==> flow/design.v <==
module ALU (result, read_data_1, read_data_2, shmat, opcode, functioncode);
	input [31:0] read_data_1;
	input [31:0] read_data_2;
	input [4:0] shmat;
	input [5:0] opcode;
	input [5:0] functioncode;
	output reg [31:0] result;
	always @(*)
		begin
		result = 32'b0;
		if(opcode==6'b001000)						 
			result=read_data_1+read_data_2;
		else if(opcode==6'b001001)					 
			result=read_data_1+read_data_2;
		else if(opcode==6'b001100)					 
			result=read_data_1&read_data_2;
		else if(opcode==6'b001101)					 
			result=read_data_1|read_data_2;
		else if(opcode==6'b001010)					 
			result=($signed(read_data_1)<$signed(read_data_2)) ? 32'b1 : 32'b0;
		else if(opcode==6'b001011)					 
			result=(read_data_1<read_data_2) ? 32'b1 : 32'b0;
		else if(opcode==6'b100100 |opcode==6'b100101 |opcode==6'b110000 | opcode==6'b100011  
		| opcode==6'b101000 | opcode==6'b111000 | opcode==6'b101001 | opcode==6'b101011)	 
			result=read_data_1+read_data_2;
		else if(opcode==6'b000000)					 
			begin
			if(functioncode==6'b100000)  
				result=read_data_1+read_data_2;
			else if(functioncode==6'b100001)  
				result=read_data_1+read_data_2;
			else if(functioncode==6'b100100)  
				result=read_data_1 & read_data_2;
			else if(functioncode==6'b100101)  
				result=read_data_1 | read_data_2;
			else if(functioncode==6'b100111)  
				result=~(read_data_1 | read_data_2);
			else if(functioncode==6'b000000)  
				result=read_data_2 << shmat;
			else if(functioncode==6'b101010)  
				result=($signed(read_data_1)<$signed(read_data_2)) ? 32'b1 : 32'b0;
			else if(functioncode==6'b101011)	 
				result=(read_data_1<read_data_2) ? 32'b1 : 32'b0;
			else if(functioncode==6'b000011)	 
				result= $signed(read_data_2) >>> shmat;
			else if(functioncode==6'b000010)  
				result= read_data_2 >> shmat;
			else if(functioncode==6'b100010)  
				result=read_data_1-read_data_2;
			else if(functioncode==6'b100011)  
				result= read_data_1-read_data_2;
			end
		end
endmodule
module mips_registers ( read_data_1, read_data_2, write_data, read_reg_1, read_reg_2, write_reg, signal_reg_write, clk );
	output [31:0] read_data_1, read_data_2;
	input [31:0] write_data;
	input [4:0] read_reg_1, read_reg_2, write_reg;
	input signal_reg_write, clk;
	reg [31:0] registers [31:1];
	always @(posedge clk)
		if (signal_reg_write && write_reg != 5'd0)
			registers[write_reg] <= write_data;
	assign read_data_1 = (read_reg_1 == 5'd0) ? 32'b0 : registers[read_reg_1];
	assign read_data_2 = (read_reg_2 == 5'd0) ? 32'b0 : registers[read_reg_2];
endmodule
module mips_core (
	input         clk,
	input         rst,
	output [31:0] imem_addr,
	input  [31:0] imem_rdata,
	output [31:0] dmem_addr,
	output [31:0] dmem_wdata,
	output [3:0]  dmem_wmask,
	output        dmem_we,
	input  [31:0] dmem_rdata,
	output        wb_en,
	output [4:0]  wb_reg,
	output [31:0] wb_data
);
reg [31:0] PC;
wire [31:0] instruction = imem_rdata;
wire [31:0] read_data_1;
wire [31:0] read_data_2;
wire [31:0] ALU_result;
reg [31:0] ALU_mux;
reg [4:0] REG_dst_mux;
reg [31:0] REG_write_mux;
reg [31:0] MEM_result;
reg write_reg_signal;
reg write_mem_signal;
reg [3:0] mem_mask;
reg [31:0] next_PC;
wire [5:0] opcode = instruction[31:26];
wire [4:0] rs = instruction[25:21];
wire [4:0] rt = instruction[20:16];
wire [4:0] rd = instruction[15:11];
wire [4:0] shmat = instruction[10:6];
wire [5:0] functioncode = instruction[5:0];
wire [15:0] imm = instruction[15:0];
wire [25:0] adress = instruction[25:0];
wire [31:0] PC_plus4 = PC + 32'd4;
wire [31:0] branchadress = {{14{imm[15]}}, imm, 2'b00};
wire [31:0] jumpadress = {PC[31:28], adress, 2'b00};
mips_registers regblock(read_data_1, read_data_2, REG_write_mux, rs, rt, REG_dst_mux, write_reg_signal, clk);
ALU ALUblock(ALU_result, read_data_1, ALU_mux, shmat, opcode, functioncode);
always @(*)
begin
	REG_dst_mux = rt;
	write_reg_signal = 1'b1;
	write_mem_signal = 1'b0;
	mem_mask = 4'b1111;
	ALU_mux = read_data_2;
	REG_write_mux = ALU_result;
	next_PC = PC_plus4;
	if (opcode==6'b100100)           
		MEM_result = {24'b0, dmem_rdata[7:0]};
	else if (opcode==6'b100101)      
		MEM_result = {16'b0, dmem_rdata[15:0]};
	else                             
		MEM_result = dmem_rdata;
	if (opcode==6'b000000)           
		begin
		REG_dst_mux = rd;
		if (functioncode==6'b001000)   
			begin
			write_reg_signal = 1'b0;
			next_PC = read_data_1;
			end
		end
	else                             
		begin
		if (opcode==6'b000011)         
			REG_dst_mux = 5'b11111;
		if (opcode==6'b101000 | opcode==6'b101001 | opcode==6'b111000 | opcode==6'b101011)  
			begin
			write_mem_signal = 1'b1;
			write_reg_signal = 1'b0;
			if (opcode==6'b101000)       
				mem_mask = 4'b0001;
			else if (opcode==6'b101001)  
				mem_mask = 4'b0011;
			end
		else if (opcode==6'b000100 | opcode==6'b000101 | opcode==6'b000010)  
			write_reg_signal = 1'b0;
		if (opcode!=6'b001100 && opcode!=6'b001101)
			ALU_mux = {{16{imm[15]}}, imm};
		else
			ALU_mux = {16'b0, imm};
		if (opcode==6'b000011)         
			REG_write_mux = PC + 32'd8;
		else if (opcode==6'b100011 | opcode==6'b100100 | opcode==6'b100101 | opcode==6'b110000)  
			REG_write_mux = MEM_result;
		else if (opcode==6'b001111)    
			REG_write_mux = {imm, 16'b0};
		if (opcode==6'b000100 && read_data_1==read_data_2)        
			next_PC = PC_plus4 + branchadress;
		else if (opcode==6'b000101 && read_data_1!=read_data_2)   
			next_PC = PC_plus4 + branchadress;
		else if (opcode==6'b000010 | opcode==6'b000011)          
			next_PC = jumpadress;
		end
end
always @(posedge clk)
	if (rst)
		PC <= 32'b0;
	else
		PC <= next_PC;
assign imem_addr  = PC;
assign dmem_addr  = ALU_result;
assign dmem_wdata = read_data_2;
assign dmem_wmask = mem_mask;
assign dmem_we    = write_mem_signal;
assign wb_en      = write_reg_signal && (REG_dst_mux != 5'd0);
assign wb_reg     = REG_dst_mux;
assign wb_data    = REG_write_mux;
endmodule
Lab notebook: mips_core

Tool chain data of mips_core

Each step is given for the RTL above and for the edited RTL.
"unedited" refers to lines of the RTL above, "edited" to lines of the edited file.
"change": "edited" minus "unedited" as printed here.
Cell names lack the library's common part.
Not given: -

Design top: mips_core
Clock port: clk
Cell library: sky130hd
Timing corner: tt_025C_1v80

Edit of the RTL

Unified diff, file above to edited file.
A script made this edit. It changes what the design does and was not meant as an optimisation.

```diff
@@ -5,5 +5,5 @@
 	input [5:0] opcode;
 	input [5:0] functioncode;
-	output reg [31:0] result;
+	output reg [15:0] result;
 	always @(*)
 		begin
```

Word level

Yosys after proc, flatten, opt, wreduce and memory -nomap, before mapping. Memory bits, and registers merged into a memory's read port (data or address), are not among the register bits. Print and check cells are not counted.
Memory sizes are those after Yosys's memory passes, which may raise the word count (mostly to a power of two), join words into wider ones and drop unused or constant bits.

Storage and ports:

| item                       | unedited | edited | change |
| bits in registers          | 32       | 32     | 0 |
| bits in writable memories  | 992      | 992    | 0 |
| memory cells               | 1        | 1      | 0 |
| bits of input ports        | 66       | 66     | 0 |
| output and inout port bits | 139      | 139    | 0 |

Memories:

| item                                         | unedited                       | edited |
| shape (words x width / read and write ports) | regblock.registers 31x32 r2 w1 | regblock.registers 31x32 r2 w1 |

Cells by class:

| item                             | unedited | edited | change |
| $add $sub $neg                   | 5        | 5      | 0 |
| order comparisons                | 2        | 2      | 0 |
| equal/unequal tests              | 36       | 36     | 0 |
| shift operators                  | 3        | 3      | 0 |
| mux-type cells                   | 52       | 52     | 0 |
| bitwise gates (word level)       | 19       | 19     | 0 |
| reductions and logical operators | 9        | 9      | 0 |

Operators by type and width:

| kind                         | unedited | edited | change |
| 2-to-1 mux 32 bit            | 36       | 16     | -20 |
| 2-to-1 mux 16 bit            | 0        | 20     | +20 |
| adder 32 bit                 | 2        | 1      | -1 |
| AND 32 bit                   | 1        | 0      | -1 |
| inverter 32 bit              | 1        | 0      | -1 |
| OR 32 bit                    | 1        | 0      | -1 |
| << shifter 32 x 5 -> 32 bit  | 1        | 0      | -1 |
| >> shifter 32 x 5 -> 32 bit  | 1        | 0      | -1 |
| >>> shifter 32 x 5 -> 32 bit | 1        | 0      | -1 |
| subtractor 32 bit            | 1        | 0      | -1 |
| adder 16 bit                 | 0        | 1      | +1 |
| AND 16 bit                   | 0        | 1      | +1 |
| inverter 16 bit              | 0        | 1      | +1 |
| OR 16 bit                    | 0        | 1      | +1 |
| << shifter 32 x 5 -> 16 bit  | 0        | 1      | +1 |
| >> shifter 32 x 5 -> 16 bit  | 0        | 1      | +1 |
| >>> shifter 32 x 5 -> 16 bit | 0        | 1      | +1 |
| subtractor 16 bit            | 0        | 1      | +1 |

Operator kinds equal on both sides are left out: 19.

Depth

Longest topological path by Yosys (ltp), each cell counted once; first at word level (registers and memories cut), then after technology mapping (sequential cells cut; the memories' decode and read muxes count).

Depth:

| item                          | unedited | edited | change |
| depth in word-level cells     | 30       | 30     | 0 |
| ABC_AREA                      | 0        | 0      | - |
| gate-level depth with buffers | 28       | 26     | -2 |
| gate-level depth less buffers | 21       | 19     | -2 |

Synthesis result

The flow's flattened synthesis, as Yosys stat reports it; memories are mapped. The netlist is that of the ABC_AREA named above (0 if unset); the other value can give another one.

Cell types:

| cell     | unedited | edited | change |
| o21ai_0  | 242      | 129    | -113 |
| nor2_1   | 421      | 321    | -100 |
| a21oi_1  | 299      | 204    | -95 |
| mux2i_1  | 411      | 329    | -82 |
| mux4_2   | 287      | 362    | +75 |
| nand2_1  | 320      | 248    | -72 |
| o22ai_1  | 182      | 118    | -64 |
| clkbuf_1 | 229      | 176    | -53 |
| mux2_2   | 75       | 36     | -39 |
| o221ai_1 | 67       | 30     | -37 |
| o211ai_1 | 53       | 18     | -35 |
| inv_1    | 135      | 101    | -34 |
| ha_1     | 127      | 95     | -32 |
| a31oi_1  | 56       | 27     | -29 |
| nor2b_1  | 41       | 19     | -22 |
| nor3_1   | 72       | 52     | -20 |
| o21a_1   | 32       | 13     | -19 |
| nand3_1  | 78       | 60     | -18 |

Cell types equal on both sides are left out: 18.
Not every row of either side is listed.

Mapped netlist:

| item                            | unedited | edited  | change |
| cells in the netlist            | 5338     | 4403    | -935 |
| synthesis area (um^2)           | 63483.4  | 58601.2 | -4882.2 |
| area of sequential cells (um^2) | 30429.2  | 30429.2 | 0.0 |
| flip-flops                      | 1024     | 1024    | 0 |
| buffers                         | 412      | 355     | -57 |

By module: a second synthesis without flattening, with its own total; a netlist apart from the flattened one above.

Second synthesis, totals:

| item                                           | unedited | edited  | change |
| cell total of the unflattened synthesis        | 5089     | 4372    | -717 |
| area total of the unflattened synthesis (um^2) | 62774.0  | 58972.8 | -3801.2 |

Rows give one instance, submodules left out.

Modules, unedited:

| module         | instances | cells | area (um^2) |
| mips_registers | 1         | 2601  | 46500.8 |
| ALU            | 1         | 1541  | 9872.0 |
| mips_core      | 1         | 947   | 6401.1 |

Modules, edited:

| module         | instances | cells | area (um^2) |
| mips_registers | 1         | 2601  | 46500.8 |
| ALU            | 1         | 859   | 6397.4 |
| mips_core      | 1         | 912   | 6074.6 |

Path before layout

Path of least setup slack by OpenSTA after synthesis, without wires, with an ideal clock, recovery checks aside; 20% of the period is set as input and as output delay. Where synthesis merged equal registers, the netlist keeps one of their names.

Timing path post-synthesis:

| item                          | unedited                  | edited                    | change |
| kind                          | in2out                    | in2out                    | - |
| from                          | input port imem_rdata[30] | input port imem_rdata[16] | - |
| to                            | output port wb_data[31]   | output port wb_data[14]   | - |
| clock period (ps)             | 12000                     | 12000                     | 0 |
| input delay (ps)              | 2400                      | 2400                      | 0 |
| output delay (ps)             | 2400                      | 2400                      | 0 |
| time at the first pin (ps)    | 2400                      | 2400                      | 0 |
| arrival time (ps)             | 8938                      | 8124                      | -814 |
| setup slack (ps)              | 662                       | 1476                      | +814 |
| path delay (ps)               | 6538                      | 5724                      | -814 |
| stages                        | 22                        | 24                        | +2 |
| path buffers                  | 8                         | 5                         | -3 |
| synthesis period reached (ps) | 11338                     | 10524                     | -814 |

"path delay" = arrival - input delay + setup time.
At an output port there is no setup time.
"stages" counts driving pins, that of a launching flip-flop among them; a cell with two outputs on the path counts twice.
"synthesis period reached" is the clock period less the worst setup slack; recovery checks do not enter. This is arithmetic on one report: input and output delays are still those of the set period (20% each).
Between the ends stands the longest chain of elaborated cells between them, by number of cells; it is not shown to be the way that was timed. Of several equally long chains one is given.
Each line given opens the expression or statement behind the cell; cells for indexed reads and writes are added by Yosys, which also makes memories of some case tables.
A memory read counts as a cell of the chain, while the word-level depth stops at memories.

Between the ends, post-synthesis, unedited:
Path through: clkbuf_1 nor3_1 nand2_1 clkbuf_1 clkbuf_1 clkbuf_1 buf_1 clkbuf_1 buf_1 a21oi_1 ha_1 clkbuf_1 o21bai_1 a21o_1 a211oi_1 a211oi_1 o21ai_0 a2111oi_0 or4_1 a21oi_1 nor3_1 o21ai_0
Length of the longest elaborated chain: 29
Elaborated cells on any way between the ends: 66
Those cells by class: 2 x add/sub; 18 x eq/ne; 3 x shift; 28 x mux; 13 x logic; 2 x reduce/logical

Ends and longest elaborated chain, post-synthesis, unedited:

| item                           | RTL line | RTL |
| start: declaration             | 71       | `input [31:0] imem_rdata,` |
| inequality test 6 x 4 -> 1 bit | 146      | `if (opcode!=6'b001100 && opcode!=6'b001101)` |
| logical AND 1 bit              | 146      |  |
| 2-to-1 mux 32 bit              | 146      |  |
| 2-to-1 mux 32 bit              | 122      | `if (opcode==6'b000000)` |
| subtractor 32 bit              | 51       | `result= read_data_1-read_data_2;` |
| 2-to-1 mux 32 bit              | 50       | `else if(functioncode==6'b100011)` |
| 2-to-1 mux 32 bit              | 48       | `else if(functioncode==6'b100010)` |
| (+15 left out)                 | -        |  |
| 2-to-1 mux 32 bit              | 15       | `else if(opcode==6'b001100)` |
| 2-to-1 mux 32 bit              | 13       | `else if(opcode==6'b001001)` |
| 2-to-1 mux 32 bit              | 11       | `if(opcode==6'b001000)` |
| 2-to-1 mux 32 bit              | 154      | `else if (opcode==6'b001111)` |
| 2-to-1 mux 32 bit              | 152      | `else if (opcode==6'b100011 \| opcode==6'b100100 \| opcode==6'b100101 \| opcode==6'b110000)` |
| 2-to-1 mux 32 bit              | 150      | `if (opcode==6'b000011)` |
| 2-to-1 mux 32 bit              | 122      |  |
| end: declaration               | 79       | `output [31:0] wb_data` |

Between the ends, post-synthesis, edited:
Path through: buf_6 buf_12 buf_6 buf_6 buf_6 mux2i_1 o22ai_1 a2111oi_0 a211oi_2 mux2i_1 inv_1 ha_1 fa_1 a21o_1 a21oi_1 o21bai_1 a211oi_1 nor4_1 o31ai_1 a21oi_1 xnor2_1 o221ai_2 a221oi_2 a21oi_1
Length of the longest elaborated chain: 28
Elaborated cells on any way between the ends: 36
Those cells by class: 2 x add/sub; 3 x shift; 26 x mux; 3 x logic; 1 x reduce/logical; 1 x memory

Ends and longest elaborated chain, post-synthesis, edited:

| item                      | RTL line | RTL |
| start: declaration        | 71       | `input [31:0] imem_rdata,` |
| memory read (31 x 32 bit) | 60       | `reg [31:0] registers [31:1];` |
| 2-to-1 mux 32 bit         | 65       | `assign read_data_2 = (read_reg_2 == 5'd0) ? 32'b0 : registers[read_reg_2];` |
| 2-to-1 mux 32 bit         | 122      | `if (opcode==6'b000000)` |
| subtractor 16 bit         | 51       | `result= read_data_1-read_data_2;` |
| 2-to-1 mux 16 bit         | 50       | `else if(functioncode==6'b100011)` |
| 2-to-1 mux 16 bit         | 48       | `else if(functioncode==6'b100010)` |
| 2-to-1 mux 16 bit         | 46       | `else if(functioncode==6'b000010)` |
| (+14 left out)            | -        |  |
| 2-to-1 mux 16 bit         | 15       | `else if(opcode==6'b001100)` |
| 2-to-1 mux 16 bit         | 13       | `else if(opcode==6'b001001)` |
| 2-to-1 mux 16 bit         | 11       | `if(opcode==6'b001000)` |
| 2-to-1 mux 32 bit         | 154      | `else if (opcode==6'b001111)` |
| 2-to-1 mux 32 bit         | 152      | `else if (opcode==6'b100011 \| opcode==6'b100100 \| opcode==6'b100101 \| opcode==6'b110000)` |
| 2-to-1 mux 32 bit         | 150      | `if (opcode==6'b000011)` |
| 2-to-1 mux 32 bit         | 122      |  |
| end: declaration          | 79       | `output [31:0] wb_data` |

Nets of the timed path that keep an RTL name, with a line that drives or declares them; the list need not be complete.

Named nets, post-synthesis, edited:

| signal        | RTL line |
| dmem_wdata[0] | 65 |
| dmem_addr[14] | 11 |

Path in the finished layout

From the final timing report of the runs of pair 1: the path of least setup slack in the routed layout; clock arrival at registers is part of the times.
The report prints the path's times to 10 ps; the period is as set.

Timing path after layout:

| item                       | unedited                  | edited                    | change |
| kind                       | in2out                    | in2out                    | - |
| from                       | input port imem_rdata[16] | input port imem_rdata[16] | - |
| to                         | output port wb_data[24]   | output port wb_data[11]   | - |
| clock period (ps)          | 11800                     | 11800                     | 0 |
| input delay (ps)           | 2360                      | 2360                      | 0 |
| output delay (ps)          | 2360                      | 2360                      | 0 |
| time at the first pin (ps) | 2360                      | 2360                      | 0 |
| arrival time (ps)          | 9080                      | 9040                      | -40 |
| setup slack (ps)           | 360                       | 400                       | +40 |
| stages                     | 26                        | 21                        | -5 |
| path buffers               | 9                         | 5                         | -4 |

Between the ends stands the longest chain of elaborated cells between them, by number of cells; it is not shown to be the way that was timed. Of several equally long chains one is given.
A memory read counts as a cell of the chain, while the word-level depth stops at memories.

Between the ends, after layout, unedited:
Path through: buf_8 buf_4 buf_16 or3b_1 buf_4 o22ai_1 a211oi_1 a31oi_1 a22oi_2 ha_1 or4_1 o221ai_1 buf_4 nand2_1 a211oi_1 buf_4 o21a_1 o21bai_1 a21oi_1 xor2_1 a211oi_1 o311ai_1 buf_4 a2bb2oi_4 buf_12 clkdlybuf4s50_1
Length of the longest elaborated chain: 28
Elaborated cells on any way between the ends: 36
Those cells by class: 2 x add/sub; 3 x shift; 26 x mux; 3 x logic; 1 x reduce/logical; 1 x memory

Ends and longest elaborated chain, after layout, unedited:

| item                      | RTL line | RTL |
| start: declaration        | 71       | `input [31:0] imem_rdata,` |
| memory read (31 x 32 bit) | 60       | `reg [31:0] registers [31:1];` |
| 2-to-1 mux 32 bit         | 65       | `assign read_data_2 = (read_reg_2 == 5'd0) ? 32'b0 : registers[read_reg_2];` |
| 2-to-1 mux 32 bit         | 122      | `if (opcode==6'b000000)` |
| subtractor 32 bit         | 51       | `result= read_data_1-read_data_2;` |
| 2-to-1 mux 32 bit         | 50       | `else if(functioncode==6'b100011)` |
| 2-to-1 mux 32 bit         | 48       | `else if(functioncode==6'b100010)` |
| 2-to-1 mux 32 bit         | 46       | `else if(functioncode==6'b000010)` |
| (+14 left out)            | -        |  |
| 2-to-1 mux 32 bit         | 15       | `else if(opcode==6'b001100)` |
| 2-to-1 mux 32 bit         | 13       | `else if(opcode==6'b001001)` |
| 2-to-1 mux 32 bit         | 11       | `if(opcode==6'b001000)` |
| 2-to-1 mux 32 bit         | 154      | `else if (opcode==6'b001111)` |
| 2-to-1 mux 32 bit         | 152      | `else if (opcode==6'b100011 \| opcode==6'b100100 \| opcode==6'b100101 \| opcode==6'b110000)` |
| 2-to-1 mux 32 bit         | 150      | `if (opcode==6'b000011)` |
| 2-to-1 mux 32 bit         | 122      |  |
| end: declaration          | 79       | `output [31:0] wb_data` |

Between the ends, after layout, edited:
Path through: buf_8 buf_4 mux4_2 a22o_1 a2111oi_0 buf_4 a21oi_1 nand2_1 and2_1 ha_1 inv_1 a21oi_1 or3_1 o21ai_0 xor2_1 o22ai_1 a2111oi_0 o221ai_1 a221o_1 buf_4 clkdlybuf4s50_1
Length of the longest elaborated chain: 28
Elaborated cells on any way between the ends: 36
Those cells by class: 2 x add/sub; 3 x shift; 26 x mux; 3 x logic; 1 x reduce/logical; 1 x memory

Ends and longest elaborated chain, after layout, edited:

| item                      | RTL line | RTL |
| start: declaration        | 71       | `input [31:0] imem_rdata,` |
| memory read (31 x 32 bit) | 60       | `reg [31:0] registers [31:1];` |
| 2-to-1 mux 32 bit         | 65       | `assign read_data_2 = (read_reg_2 == 5'd0) ? 32'b0 : registers[read_reg_2];` |
| 2-to-1 mux 32 bit         | 122      | `if (opcode==6'b000000)` |
| subtractor 16 bit         | 51       | `result= read_data_1-read_data_2;` |
| 2-to-1 mux 16 bit         | 50       | `else if(functioncode==6'b100011)` |
| 2-to-1 mux 16 bit         | 48       | `else if(functioncode==6'b100010)` |
| 2-to-1 mux 16 bit         | 46       | `else if(functioncode==6'b000010)` |
| (+14 left out)            | -        |  |
| 2-to-1 mux 16 bit         | 15       | `else if(opcode==6'b001100)` |
| 2-to-1 mux 16 bit         | 13       | `else if(opcode==6'b001001)` |
| 2-to-1 mux 16 bit         | 11       | `if(opcode==6'b001000)` |
| 2-to-1 mux 32 bit         | 154      | `else if (opcode==6'b001111)` |
| 2-to-1 mux 32 bit         | 152      | `else if (opcode==6'b100011 \| opcode==6'b100100 \| opcode==6'b100101 \| opcode==6'b110000)` |
| 2-to-1 mux 32 bit         | 150      | `if (opcode==6'b000011)` |
| 2-to-1 mux 32 bit         | 122      |  |
| end: declaration          | 79       | `output [31:0] wb_data` |

Layout results

Both versions went through the flow (Yosys, OpenROAD) with the same settings in each pair. Constraints: input delay and output delay 20% of the set period each, output load 0.01 pF.

Settings, pair 1:
CORE_UTILIZATION: 40
PLACE_DENSITY: 0.6
SETUP_SLACK_MARGIN: 0.2
period_ns: 11.8
CAP_MARGIN: 20
CORE_MARGIN: 2
SLEW_MARGIN: 20

Results, pair 1:

| item                                          | unedited | edited   | change |
| Yosys chip area after synthesis (um^2)        | 63483.4  | 58601.2  | -4882.2 |
| die footprint (um^2)                          | 161910.0 | 149579.0 | -12331.0 |
| standard-cell area of the final layout (um^2) | 75022.0  | 67365.9  | -7656.1 |
| utilization after layout (%)                  | 47.5     | 46.3     | -1.2 |
| lowest setup slack (ps)                       | 357      | 404      | +47 |
| setup TNS (ps)                                | 0        | 0        | 0 |
| worst hold slack in the final report (ps)     | 561      | 554      | -7 |
| power consumption (uW)                        | 9686     | 8872     | -814 |
| achieved clock period (ps)                    | 11443    | 11396    | -47 |

Settings, pair 2:
CELL_PAD_IN_SITES_DETAIL_PLACEMENT: 2
CORE_MARGIN: 5
CORE_UTILIZATION: 26
GPL_ROUTABILITY_DRIVEN: 0
HOLD_SLACK_MARGIN: -0.04
MIN_ROUTING_LAYER: met1
PLACE_DENSITY_LB_ADDON: 0.28
SETUP_SLACK_MARGIN: 1.38
SLEW_MARGIN: 25
period_ns: 7.03
CAP_MARGIN: 20

Results, pair 2:

| item                                          | unedited | edited   | change |
| Yosys chip area after synthesis (um^2)        | 63483.4  | 58601.2  | -4882.2 |
| die footprint (um^2)                          | 254147.0 | 234983.0 | -19164.0 |
| standard-cell area of the final layout (um^2) | 90853.4  | 79288.5  | -11564.9 |
| utilization after layout (%)                  | 37.4     | 35.3     | -2.1 |
| lowest setup slack (ps)                       | -2464    | -1475    | +989 |
| setup TNS (ps)                                | -155625  | -25624   | +130001 |
| worst hold slack in the final report (ps)     | 677      | 618      | -59 |
| power consumption (uW)                        | 19082    | 16499    | -2583 |
| achieved clock period (ps)                    | 9494     | 8505     | -989 |

"achieved clock period": clock period set for the run, less the worst setup slack. It is reckoned from that one timing run; input and output delays stay at 20% of the period that was set.
"power consumption" rests on the timing tool's default activity at the inputs, not on a simulated workload.
